==> flow/design.v <==
module cla32(input [31:0]a, input [31:0]b,output [32:0]out);
wire [1:0]w[0:32], L1[0:31], L2[0:31], L3[0:31], L4[0:31],L5[0:31];
wire L6[31:0];
genvar q;
generate    for(q=0; q<=31; q=q+1) begin
                  current_status s(.a(a[q]),.b(b[q]),.t(w[q+1]));
            end
endgenerate
assign w[0] = 0;
generate    for(q=0;q<=30;q=q+1) begin
                  look_ahead l(.s(w[31-q]),.f(w[30-q]),.o(L1[q]));
            end
endgenerate
assign L1[31] = w[0];
generate    for(q=0;q<=29;q=q+1) begin
                  look_ahead l(.s(L1[q]),.f(L1[q+2]),.o(L2[q]));
            end
endgenerate
assign L2[30] = L1[30];
assign L2[31] = L1[31];
generate    for(q=0;q<=27;q=q+1) begin
                  look_ahead l(.s(L2[q]),.f(L2[q+4]),.o(L3[q]));
            end
endgenerate
assign {L3[28], L3[29], L3[30], L3[31]} = {L2[28], L2[29], L2[30], L2[31]};
generate    for(q=0;q<=23;q=q+1) begin
                  look_ahead l(.s(L3[q]),.f(L3[q+8]),.o(L4[q]));
            end
endgenerate
generate    for(q=24;q<=31;q=q+1) begin
                  assign L4[q] = L3[q];
            end
endgenerate
generate    for(q=0;q<=15;q=q+1) begin
                  look_ahead l(.s(L4[q]),.f(L4[q+16]),.o(L5[q]));
            end
endgenerate
generate    for(q=16;q<=31;q=q+1) begin
                  assign L5[q] = L4[q];
            end
endgenerate
generate    for(q=0;q<=31;q=q+1) begin
                  assign L6[q] = a[q] ^ b[q] ^ L5[31-q][0];
            end
endgenerate
generate    for(q=0;q<=31;q=q+1) begin
                  assign out[q] = L6[q];
            end
            assign out[32] = w[0];
endgenerate
endmodule
module current_status(input a,input b,output [1:0]t);
      assign {t[0],t[1]} = {a || b , a && b};
endmodule
module look_ahead(input [1:0]s, input [1:0]f,output [1:0]o);
      assign o[1] = (s[1] & s[0] & !f[1]) | (s[0] & f[1] & f[0]);
      assign o[0] = (s[1] & s[0] & !f[1] & !f[0]) | (f[0] & s[0]);
endmodule
module wallace_mul(input [15:0] a, input [15:0] b, output [32:0] out, input clk);
wire [30:0] m[0:15];
reg [30:0] m15_1,m15_2,m15_3;
reg [30:0] u[14:0];
reg [31:0] v[14:0];
reg [31:0] v10_1,v12_2,v12_1;
reg [31:0] temp;
reg [31:0] temp_v;
genvar q,k,i,j;
assign m[0] = b[0] == 0 ? 31'b0 : {15'b0,a};
assign m[1] = b[1] == 0 ? 31'b0 : {14'b0,a,1'b0};
assign m[2] = b[2] == 0 ? 31'b0 : {13'b0,a,2'b0};
assign m[3] = b[3] == 0 ? 31'b0 : {12'b0,a,3'b0};
assign m[4] = b[4] == 0 ? 31'b0 : {11'b0,a,4'b0};
assign m[5] = b[5] == 0 ? 31'b0 : {10'b0,a,5'b0};
assign m[6] = b[6] == 0 ? 31'b0 : {9'b0,a,6'b0};
assign m[7] = b[7] == 0 ? 31'b0 : {8'b0,a,7'b0};
assign m[8] = b[8] == 0 ? 31'b0 : {7'b0,a,8'b0};
assign m[9] = b[9] == 0 ? 31'b0 : {6'b0,a,9'b0};
assign m[10] = b[10] == 0 ? 31'b0 : {5'b0,a,10'b0};
assign m[11] = b[11] == 0 ? 31'b0 : {4'b0,a,11'b0};
assign m[12] = b[12] == 0 ? 31'b0 : {3'b0,a,12'b0};
assign m[13] = b[13] == 0 ? 31'b0 : {2'b0,a,13'b0};
assign m[14] = b[14] == 0 ? 31'b0 : {1'b0,a,14'b0};
assign m[15] = b[15] == 0 ? 31'b0 : {a,15'b0};
generate    for(q=0; q<=14; q=q+1) begin
                  always @ ( posedge clk )
                        v[q][0] <= 0;
            end
endgenerate
generate    for(k=0; k<=12; k=k+3) begin
                  for(q=0; q<=30; q=q+1) begin
                  always @ ( posedge clk ) begin
                        u[k][q] <= m[k][q] ^ m[k+1][q] ^ m[k+2][q];
                        v[k][q+1] <= m[k][q] && m[k+1][q] || m[k+2][q] && ( m[k][q] || m[k+1][q] );
                  end
                  end
            end
            always @ ( posedge clk )
                  m15_1 <= m[15];
            for(q=0; q<=30; q=q+1) begin
            always @ ( posedge clk ) begin
                        u[1][q] <= u[0][q] ^ v[0][q] ^ u[3][q];
                        v[1][q+1] <= u[0][q] && v[0][q] || u[3][q] && ( u[0][q] || v[0][q] );
            end
            end
            for(q=0; q<=30; q=q+1) begin
            always @ ( posedge clk ) begin
                        u[2][q] <= u[6][q] ^ v[6][q] ^ v[3][q];
                        v[2][q+1] <= u[6][q] && v[6][q] || v[3][q] && ( u[6][q] || v[6][q] );
            end
            end
            for(q=0; q<=30; q=q+1) begin
            always @ ( posedge clk ) begin
                  u[4][q] <= u[9][q] ^ v[9][q] ^ u[12][q];
                  v[4][q+1] <= u[9][q] && v[9][q] || u[12][q] && ( u[9][q] || v[9][q] );
            end
            end
            always @ ( posedge clk ) begin
                  m15_2 <= m15_1;
                  v12_1 <= v[12];
            end
            for(q=0; q<=30; q=q+1) begin
            always @ ( posedge clk ) begin
                  u[5][q] <= u[1][q] ^ v[1][q] ^ u[2][q];
                  v[5][q+1] <= u[1][q] && v[1][q] || u[2][q] && ( u[1][q] || v[1][q] );
            end
            end
            for(q=0; q<=30; q=q+1) begin
            always @ ( posedge clk ) begin
                  u[7][q] <= u[4][q] ^ v[4][q] ^ v[2][q];
                  v[7][q+1] <= u[4][q] && v[4][q] || v[2][q] && ( u[4][q] || v[4][q] );
            end
            end
            always @ ( posedge clk ) begin
                  m15_3 <= m15_2;
                  v12_2 <= v12_1;
            end
            for(q=0; q<=30; q=q+1) begin
            always @ ( posedge clk ) begin
                  u[8][q] <= u[5][q] ^ v[5][q] ^ u[7][q];
                  v[8][q+1] <= u[5][q] && v[5][q] || u[7][q] && ( u[5][q] || v[5][q] );
            end
            end
            for(q=0; q<=30; q=q+1) begin
            always @ ( posedge clk ) begin
                  u[10][q] <= m15_3[q] ^ v12_2[q] ^ v[7][q];
                  v[10][q+1] <= m15_3[q] && v12_2[q] || v[7][q] && ( m15_3[q] || v12_2[q] );
            end
            end
            for(q=0; q<=30; q=q+1) begin
            always @ ( posedge clk ) begin
                  u[11][q] <= u[8][q] ^ v[8][q] ^ u[10][q];
                  v[11][q+1] <= u[8][q] && v[8][q] || u[10][q] && ( u[8][q] || v[8][q] );
            end
            end
            always @ ( posedge clk )
                  v10_1 <= v[10];
            for(q=0; q<=30; q=q+1) begin
            always @ ( posedge clk ) begin
                  u[13][q] <= u[11][q] ^ v[11][q] ^ v10_1[q];
                  v[13][q+1] <= u[11][q] && v[11][q] || v10_1[q] && ( u[11][q] || v[11][q] );
            end
            end
endgenerate
always @ ( posedge clk ) begin
      temp <= {1'b0,u[13]};
      temp_v <= v[13];
end
cla32 object(.a(temp),.b(temp_v),.out(out));
endmodule
==> reports on wallace_mul <==
* From RTL to reports: wallace_mul *
Tool output for the design above before and after an edit, in the order of the flow.
Lines under "original" count in the file above, lines under "edited" in the edited file.
"difference" is "edited" less "original", of the values as shown; "relative change" is that difference over "original", in percent.
Operators: Yosys type, input widths -> output width; for muxes data width and select width s.
Not given: -

design
  top module = wallace_mul
  clock port = clk
  library = sky130hd
  corner = tt_025C_1v80

* Edit of the RTL *
The edit as a unified diff against the file above.
The edited RTL no longer does the same as the RTL above: the edit was made by script, with no optimisation intended.

begin of diff
@@ -76,5 +76,5 @@
 assign m[8] = b[8] == 0 ? 31'b0 : {7'b0,a,8'b0};
 assign m[9] = b[9] == 0 ? 31'b0 : {6'b0,a,9'b0};
-assign m[10] = b[10] == 0 ? 31'b0 : {5'b0,a,10'b0};
+assign m[10] = {5'b0,a,10'b0};
 assign m[11] = b[11] == 0 ? 31'b0 : {4'b0,a,11'b0};
 assign m[12] = b[12] == 0 ? 31'b0 : {3'b0,a,12'b0};
end of diff

* Word-level counts *
Counts by Yosys on the flattened word-level netlist (proc, flatten, opt, wreduce). Print and check cells are left out.

bit counts
  what                             original  edited  difference  relative change (%)
  output and inout port bits       33        33      0           0.00
  ROM bits                         0         0       0           -
  input port bits                  33        33      0           0.00
  word-level cells                 4585      4527    -58         -1.26
  RAM bits                         0         0       0           -
  latch bits                       0         0       0           -
  memories kept                    0         0       0           -
  bits in registers                1094      1094    0           0.00
  clocked read ports x word width  0         0       0           -

operators by class
  what                        original  edited  difference  relative change (%)
  reduce/logical cells        1913      1871    -42         -2.20
  eq/ne operators             0         0       0           -
  $lt $le $gt $ge             0         0       0           -
  divide/modulo/power cells   0         0       0           -
  mux-type cells              15        14      -1          -6.67
  bitwise gates (word level)  1797      1782    -15         -0.83
  shift operators             0         0       0           -
  add/sub/neg operators       0         0       0           -
  multiply operators          0         0       0           -

operators by type and width
  operator                    original  edited  difference  relative change (%)
  $logic_or 1x1->1            807       783     -24         -2.97
  $xor 1x1->1                 830       819     -11         -1.33
  $logic_and 1x1->1           785       774     -11         -1.40
  $logic_or 1x1->1 const AB   35        31      -4          -11.43
  $xor 1x1->1 const B         35        31      -4          -11.43
  $logic_and 1x1->1 const A   35        32      -3          -8.57
  $xor 1x1->1 const AB        40        39      -1          -2.50
  $logic_and 1x1->1 const AB  35        34      -1          -2.86
  $xor 1x1->1 const A         5         6       +1          +20.00
  $mux 26                     1         0       -1          -100.00
  $logic_and 1x1->1 const B   0         1       +1          -

Unchanged operator kinds not shown: 18.

* Depth *
Longest topological path by Yosys (ltp), each cell counted once; first at word level (registers and memories cut), then after technology mapping (sequential cells cut; the memories' decode and read muxes count).

logic depth
  what                           original  edited  difference  relative change (%)
  word-level depth               22        22      0           0.00
  ABC_AREA                       0         0       -           -
  gate-level depth with buffers  11        11      0           0.00
  gate-level depth less buffers  9         9       0           0.00

* Synthesis result *
The flow's flattened synthesis, as Yosys stat reports it; memories are mapped. The netlist is that of the ABC_AREA named above (0 if unset); the other value can give another one.

synthesis totals
  what                              original  edited   difference  relative change (%)
  area of sequential cells (sq um)  14333.7   14333.7  0.0         0.00
  mapped cells                      1714      1708     -6          -0.35
  buffers                           71        70       -1          -1.41
  mapped area (sq um)               23968.0   23892.9  -75.1       -0.31
  mapped flip-flops                 716       716      0           0.00

cell types
  cell                        original  edited  difference  relative change (%)
  sky130_fd_sc_hd__nand2b_1   29        10      -19         -65.52
  sky130_fd_sc_hd__and2_1     261       243     -18         -6.90
  sky130_fd_sc_hd__nor2_1     35        44      +9          +25.71
  sky130_fd_sc_hd__inv_1      55        62      +7          +12.73
  sky130_fd_sc_hd__nand3_1    12        5       -7          -58.33
  sky130_fd_sc_hd__o21ai_0    16        22      +6          +37.50
  sky130_fd_sc_hd__a211oi_1   8         3       -5          -62.50
  sky130_fd_sc_hd__nand2_1    8         13      +5          +62.50
  sky130_fd_sc_hd__a21oi_1    28        32      +4          +14.29
  sky130_fd_sc_hd__nor2b_1    22        26      +4          +18.18
  sky130_fd_sc_hd__o21a_1     2         6       +4          +200.00
  sky130_fd_sc_hd__o21ai_1    5         2       -3          -60.00
  sky130_fd_sc_hd__or2_2      5         2       -3          -60.00
  sky130_fd_sc_hd__nand4_1    4         1       -3          -75.00
  sky130_fd_sc_hd__mux2_2     3         6       +3          +100.00
  sky130_fd_sc_hd__a211o_1    0         3       +3          -
  sky130_fd_sc_hd__buf_2      0         3       +3          -
  sky130_fd_sc_hd__o2bb2ai_1  0         3       +3          -

Unchanged cell types not shown: 12.
The list need not be complete.
By module: a second synthesis without flattening, with its own total; a netlist apart from the flattened one above.

unflattened totals
  what                                     original  edited   difference  relative change (%)
  cell total of the unflattened synthesis  1902      1927     +25         +1.31
  area (unflattened synthesis) (sq um)     26185.1   26405.3  +220.2      +0.84

Each row is one instance without its submodules.

by module, original
  module          sequential area (sq um)  area (sq um)  cells  times used
  wallace_mul     14333.7                  20887.5       1258   1
  look_ahead      0.0                      30.0          4      129
  cla32           0.0                      997.2         66     1
  current_status  0.0                      13.8          2      31

by module, edited
  module          sequential area (sq um)  area (sq um)  cells  times used
  wallace_mul     14333.7                  21107.7       1283   1
  look_ahead      0.0                      30.0          4      129
  cla32           0.0                      997.2         66     1
  current_status  0.0                      13.8          2      31

* Worst setup path after synthesis *
Source: OpenSTA report_checks on the synthesized netlist (no wires, ideal clock, input and output delay 20% of the period each), path of least setup slack; recovery checks are left aside. Register names are those of the netlist, which keeps one name where synthesis merged equal registers.

path after synthesis
  what                               original           edited             difference  relative change (%)
  path kind                          reg-to-output      reg-to-output      -           -
  start                              register temp[11]  register temp[23]  -           -
  end                                output out[25]     output out[25]     -           -
  output delay (ns)                  0.880              0.880              0.000       0.00
  slack (ns)                         1.343              1.117              -0.226      -
  launch time at the first pin (ns)  0.000              0.000              0.000       -
  clock period (ns)                  4.4                4.4                0.0         0.00
  buffers on the path                2                  1                  -1          -50.00
  stages on the path                 12                 11                 -1          -8.33
  path delay (ns)                    2.177              2.403              +0.226      +10.38
  data required time (ns)            3.520              3.520              0.000       0.00
  data arrival time (ns)             2.177              2.403              +0.226      +10.38
  synthesis period reached (ns)      3.057              3.283              +0.226      +7.39

"path delay" = arrival - input delay + setup time.
A path that ends at an output port has no setup time.
"stages on the path" counts driving pins, that of a launching flip-flop among them; a cell with two outputs on the path counts twice.
"synthesis period reached" = period - worst setup slack (recovery checks aside). The figure is calculated, with input and output delays left at 20% of the set period.
Between the ends stands the longest chain of elaborated cells between them, by number of cells; it is not shown to be the way that was timed. Of several equally long chains one is given.
A line is the first line of the expression or statement that the cell stems from. Yosys adds cells for indexed reads and writes and turns some case tables into memories.

between the ends, after synthesis, original
  cell sequence = sky130_fd_sc_hd__dfxtp_1 -> sky130_fd_sc_hd__inv_1 -> sky130_fd_sc_hd__ha_1 -> sky130_fd_sc_hd__buf_6 -> sky130_fd_sc_hd__or2_0 -> sky130_fd_sc_hd__a221o_1 -> sky130_fd_sc_hd__a221oi_4 -> sky130_fd_sc_hd__nor2_1 -> sky130_fd_sc_hd__a311oi_1 -> sky130_fd_sc_hd__o21ai_1 -> sky130_fd_sc_hd__xnor2_1 -> sky130_fd_sc_hd__buf_4
  length of the longest elaborated chain = 20
  elaborated cells between the ends (all ways) = 43
  classes of those cells = 35 x logic; 8 x reduce/logical

RTL lines, path after synthesis, original
  what               RTL line  source
  from (assign)      165       temp <= {1'b0,u[13]};
  $logic_and 1x1->1  53        assign {t[0],t[1]} = {a || b , a && b};
  $logic_not 1->1    57        assign o[0] = (s[1] & s[0] & !f[1] & !f[0]) | (f[0] & s[0]);
  $and 1x1->1 x2     57
  $or 1x1->1         57
  $and 1x1->1 x2     56        assign o[1] = (s[1] & s[0] & !f[1]) | (s[0] & f[1] & f[0]);
  $or 1x1->1         56
  $logic_not 1->1    56
  $and 1x1->1        56
  $or 1x1->1         56
  $logic_not 1->1    57
  $and 1x1->1 x2     57
  $or 1x1->1         57
  $and 1x1->1 x3     57
  $or 1x1->1         57
  $xor 1x1->1        43        assign L6[q] = a[q] ^ b[q] ^ L5[31-q][0];
  to (decl)          59        module wallace_mul(input [15:0] a, input [15:0] b, output [32:0] out, input clk);

Nets of the timed path that keep an RTL name, with a line that drives or declares them; the list need not be complete.

named nets, after synthesis, original
  net               RTL line
  object.L6[25][0]  43

between the ends, after synthesis, edited
  cell sequence = sky130_fd_sc_hd__dfxtp_1 -> sky130_fd_sc_hd__inv_1 -> sky130_fd_sc_hd__ha_1 -> sky130_fd_sc_hd__or3b_1 -> sky130_fd_sc_hd__o22ai_2 -> sky130_fd_sc_hd__o22ai_1 -> sky130_fd_sc_hd__a211o_1 -> sky130_fd_sc_hd__a211o_1 -> sky130_fd_sc_hd__a221oi_2 -> sky130_fd_sc_hd__xor2_1 -> sky130_fd_sc_hd__buf_4
  length of the longest elaborated chain = 22
  elaborated cells between the ends (all ways) = 41
  classes of those cells = 37 x logic; 4 x reduce/logical

RTL lines, path after synthesis, edited
  what               RTL line  source
  from (assign)      165       temp <= {1'b0,u[13]};
  $logic_and 1x1->1  53        assign {t[0],t[1]} = {a || b , a && b};
  $logic_not 1->1    57        assign o[0] = (s[1] & s[0] & !f[1] & !f[0]) | (f[0] & s[0]);
  $and 1x1->1 x2     57
  $or 1x1->1         57
  $and 1x1->1 x3     57
  $or 1x1->1         57
  $and 1x1->1 x3     57
  $or 1x1->1         57
  $and 1x1->1 x3     57
  $or 1x1->1         57
  $and 1x1->1 x3     57
  $or 1x1->1         57
  $xor 1x1->1        43        assign L6[q] = a[q] ^ b[q] ^ L5[31-q][0];
  to (decl)          59        module wallace_mul(input [15:0] a, input [15:0] b, output [32:0] out, input clk);

named nets, after synthesis, edited
  net               RTL line
  object.L6[25][0]  43

* Worst path after layout *
From the final timing report of the runs of set A: the path of least setup slack in the routed layout; clock arrival at registers is part of the times.

path post-layout
  what                               original           edited               difference  relative change (%)
  path kind                          reg-to-output      reg-to-output        -           -
  start                              register temp[17]  register temp_v[14]  -           -
  end                                output out[19]     output out[17]       -           -
  data arrival time (ns)             3.19               3.25                 +0.06       +1.88
  stages on the path                 10                 10                   0           0.00
  clock period (ns)                  4.25               4.25                 0.00        0.00
  launch time at the first pin (ns)  0.58               0.56                 -0.02       -3.45
  output delay (ns)                  0.85               0.85                 0.00        0.00
  data required time (ns)            3.40               3.40                 0.00        0.00
  buffers on the path                1                  2                    +1          +100.00
  slack (ns)                         0.21               0.15                 -0.06       -

Between the ends stands the longest chain of elaborated cells between them, by number of cells; it is not shown to be the way that was timed. Of several equally long chains one is given.

between the ends, post-layout, original
  cell sequence = sky130_fd_sc_hd__dfxtp_1 -> sky130_fd_sc_hd__inv_1 -> sky130_fd_sc_hd__ha_1 -> sky130_fd_sc_hd__and3b_1 -> sky130_fd_sc_hd__nor2_1 -> sky130_fd_sc_hd__nor2_1 -> sky130_fd_sc_hd__a21bo_4 -> sky130_fd_sc_hd__a31oi_1 -> sky130_fd_sc_hd__xnor2_1 -> sky130_fd_sc_hd__clkdlybuf4s50_1
  length of the longest elaborated chain = 22
  elaborated cells between the ends (all ways) = 41
  classes of those cells = 37 x logic; 4 x reduce/logical

RTL lines, path post-layout, original
  what               RTL line  source
  from (assign)      165       temp <= {1'b0,u[13]};
  $logic_and 1x1->1  53        assign {t[0],t[1]} = {a || b , a && b};
  $logic_not 1->1    57        assign o[0] = (s[1] & s[0] & !f[1] & !f[0]) | (f[0] & s[0]);
  $and 1x1->1 x2     57
  $or 1x1->1         57
  $and 1x1->1 x3     57
  $or 1x1->1         57
  $and 1x1->1 x3     57
  $or 1x1->1         57
  $and 1x1->1 x3     57
  $or 1x1->1         57
  $and 1x1->1 x3     57
  $or 1x1->1         57
  $xor 1x1->1        43        assign L6[q] = a[q] ^ b[q] ^ L5[31-q][0];
  to (decl)          59        module wallace_mul(input [15:0] a, input [15:0] b, output [32:0] out, input clk);

between the ends, post-layout, edited
  cell sequence = sky130_fd_sc_hd__dfxtp_1 -> sky130_fd_sc_hd__ha_4 -> sky130_fd_sc_hd__inv_1 -> sky130_fd_sc_hd__o221a_2 -> sky130_fd_sc_hd__o311a_1 -> sky130_fd_sc_hd__buf_4 -> sky130_fd_sc_hd__or2_2 -> sky130_fd_sc_hd__o311ai_4 -> sky130_fd_sc_hd__xnor2_1 -> sky130_fd_sc_hd__clkdlybuf4s50_1
  length of the longest elaborated chain = 18
  elaborated cells between the ends (all ways) = 37
  classes of those cells = 33 x logic; 4 x reduce/logical

RTL lines, path post-layout, edited
  what               RTL line  source
  from (decl)        66        reg [31:0] temp_v;
  from (assign)      166       temp_v <= v[13];
  $logic_and 1x1->1  53        assign {t[0],t[1]} = {a || b , a && b};
  $and 1x1->1 x2     56        assign o[1] = (s[1] & s[0] & !f[1]) | (s[0] & f[1] & f[0]);
  $or 1x1->1         56
  $logic_not 1->1    57        assign o[0] = (s[1] & s[0] & !f[1] & !f[0]) | (f[0] & s[0]);
  $and 1x1->1 x2     57
  $or 1x1->1         57
  $and 1x1->1 x3     57
  $or 1x1->1         57
  $and 1x1->1 x3     57
  $or 1x1->1         57
  $and 1x1->1        57
  $xor 1x1->1        43        assign L6[q] = a[q] ^ b[q] ^ L5[31-q][0];
  to (decl)          59        module wallace_mul(input [15:0] a, input [15:0] b, output [32:0] out, input clk);

* Measured runs *
Runs of the flow (Yosys, OpenROAD) on both versions; the two runs of a pair have the same settings. The constraints put input and output delay at 20% of the set period each and load the outputs with 0.01 pF.

flow settings, set A
  CORE_UTILIZATION = 40
  PLACE_DENSITY = 0.6
  period_ns = 4.25
  CAP_MARGIN = 20
  CORE_MARGIN = 2
  SLEW_MARGIN = 20

measured results, set A
  what                                      original  edited   difference  relative change (%)
  setup slack of the worst path (ns)        0.211     0.150    -0.061      -
  standard-cell area after routing (sq um)  27830.4   27568.9  -261.5      -0.94
  area of the synthesized netlist (sq um)   23968.0   23892.9  -75.1       -0.31
  final setup TNS (ns)                      0.000     0.000    0.000       -
  utilization after layout (%)              47.1      46.7     -0.4        -
  total power of the final layout (µW)      19874     19580    -294        -1.48
  clock period reached (ns)                 4.039     4.100    +0.061      +1.51
  lowest hold slack (ns)                    0.319     0.302    -0.017      -
  die footprint (sq um)                     61894.0   61702.6  -191.4      -0.31

flow settings, set B
  CORE_ASPECT_RATIO = 0.73
  CORE_UTILIZATION = 28
  GPL_ROUTABILITY_DRIVEN = 0
  GPL_TIMING_DRIVEN = 1
  MIN_ROUTING_LAYER = met1
  PLACE_DENSITY_LB_ADDON = 0.19
  SETUP_SLACK_MARGIN = 1.34
  SLEW_MARGIN = 25
  period_ns = 4.55
  CAP_MARGIN = 20
  CORE_MARGIN = 2

measured results, set B
  what                                      original  edited   difference  relative change (%)
  setup slack of the worst path (ns)        0.688     0.477    -0.211      -
  standard-cell area after routing (sq um)  29502.0   29841.1  +339.1      +1.15
  area of the synthesized netlist (sq um)   23968.0   23892.9  -75.1       -0.31
  final setup TNS (ns)                      0.000     0.000    0.000       -
  utilization after layout (%)              34.9      35.3     +0.4        -
  total power of the final layout (µW)      20131     20547    +416        +2.07
  clock period reached (ns)                 3.862     4.073    +0.211      +5.46
  lowest hold slack (ns)                    0.319     0.311    -0.008      -
  die footprint (sq um)                     87984.6   87713.8  -270.8      -0.31

By "clock period reached" is meant the clock period of the run minus its worst setup slack. This is arithmetic on one report: input and output delays are still those of the set period (20% each).
"total power of the final layout" rests on the timing tool's default activity at the inputs, not on a simulated workload.
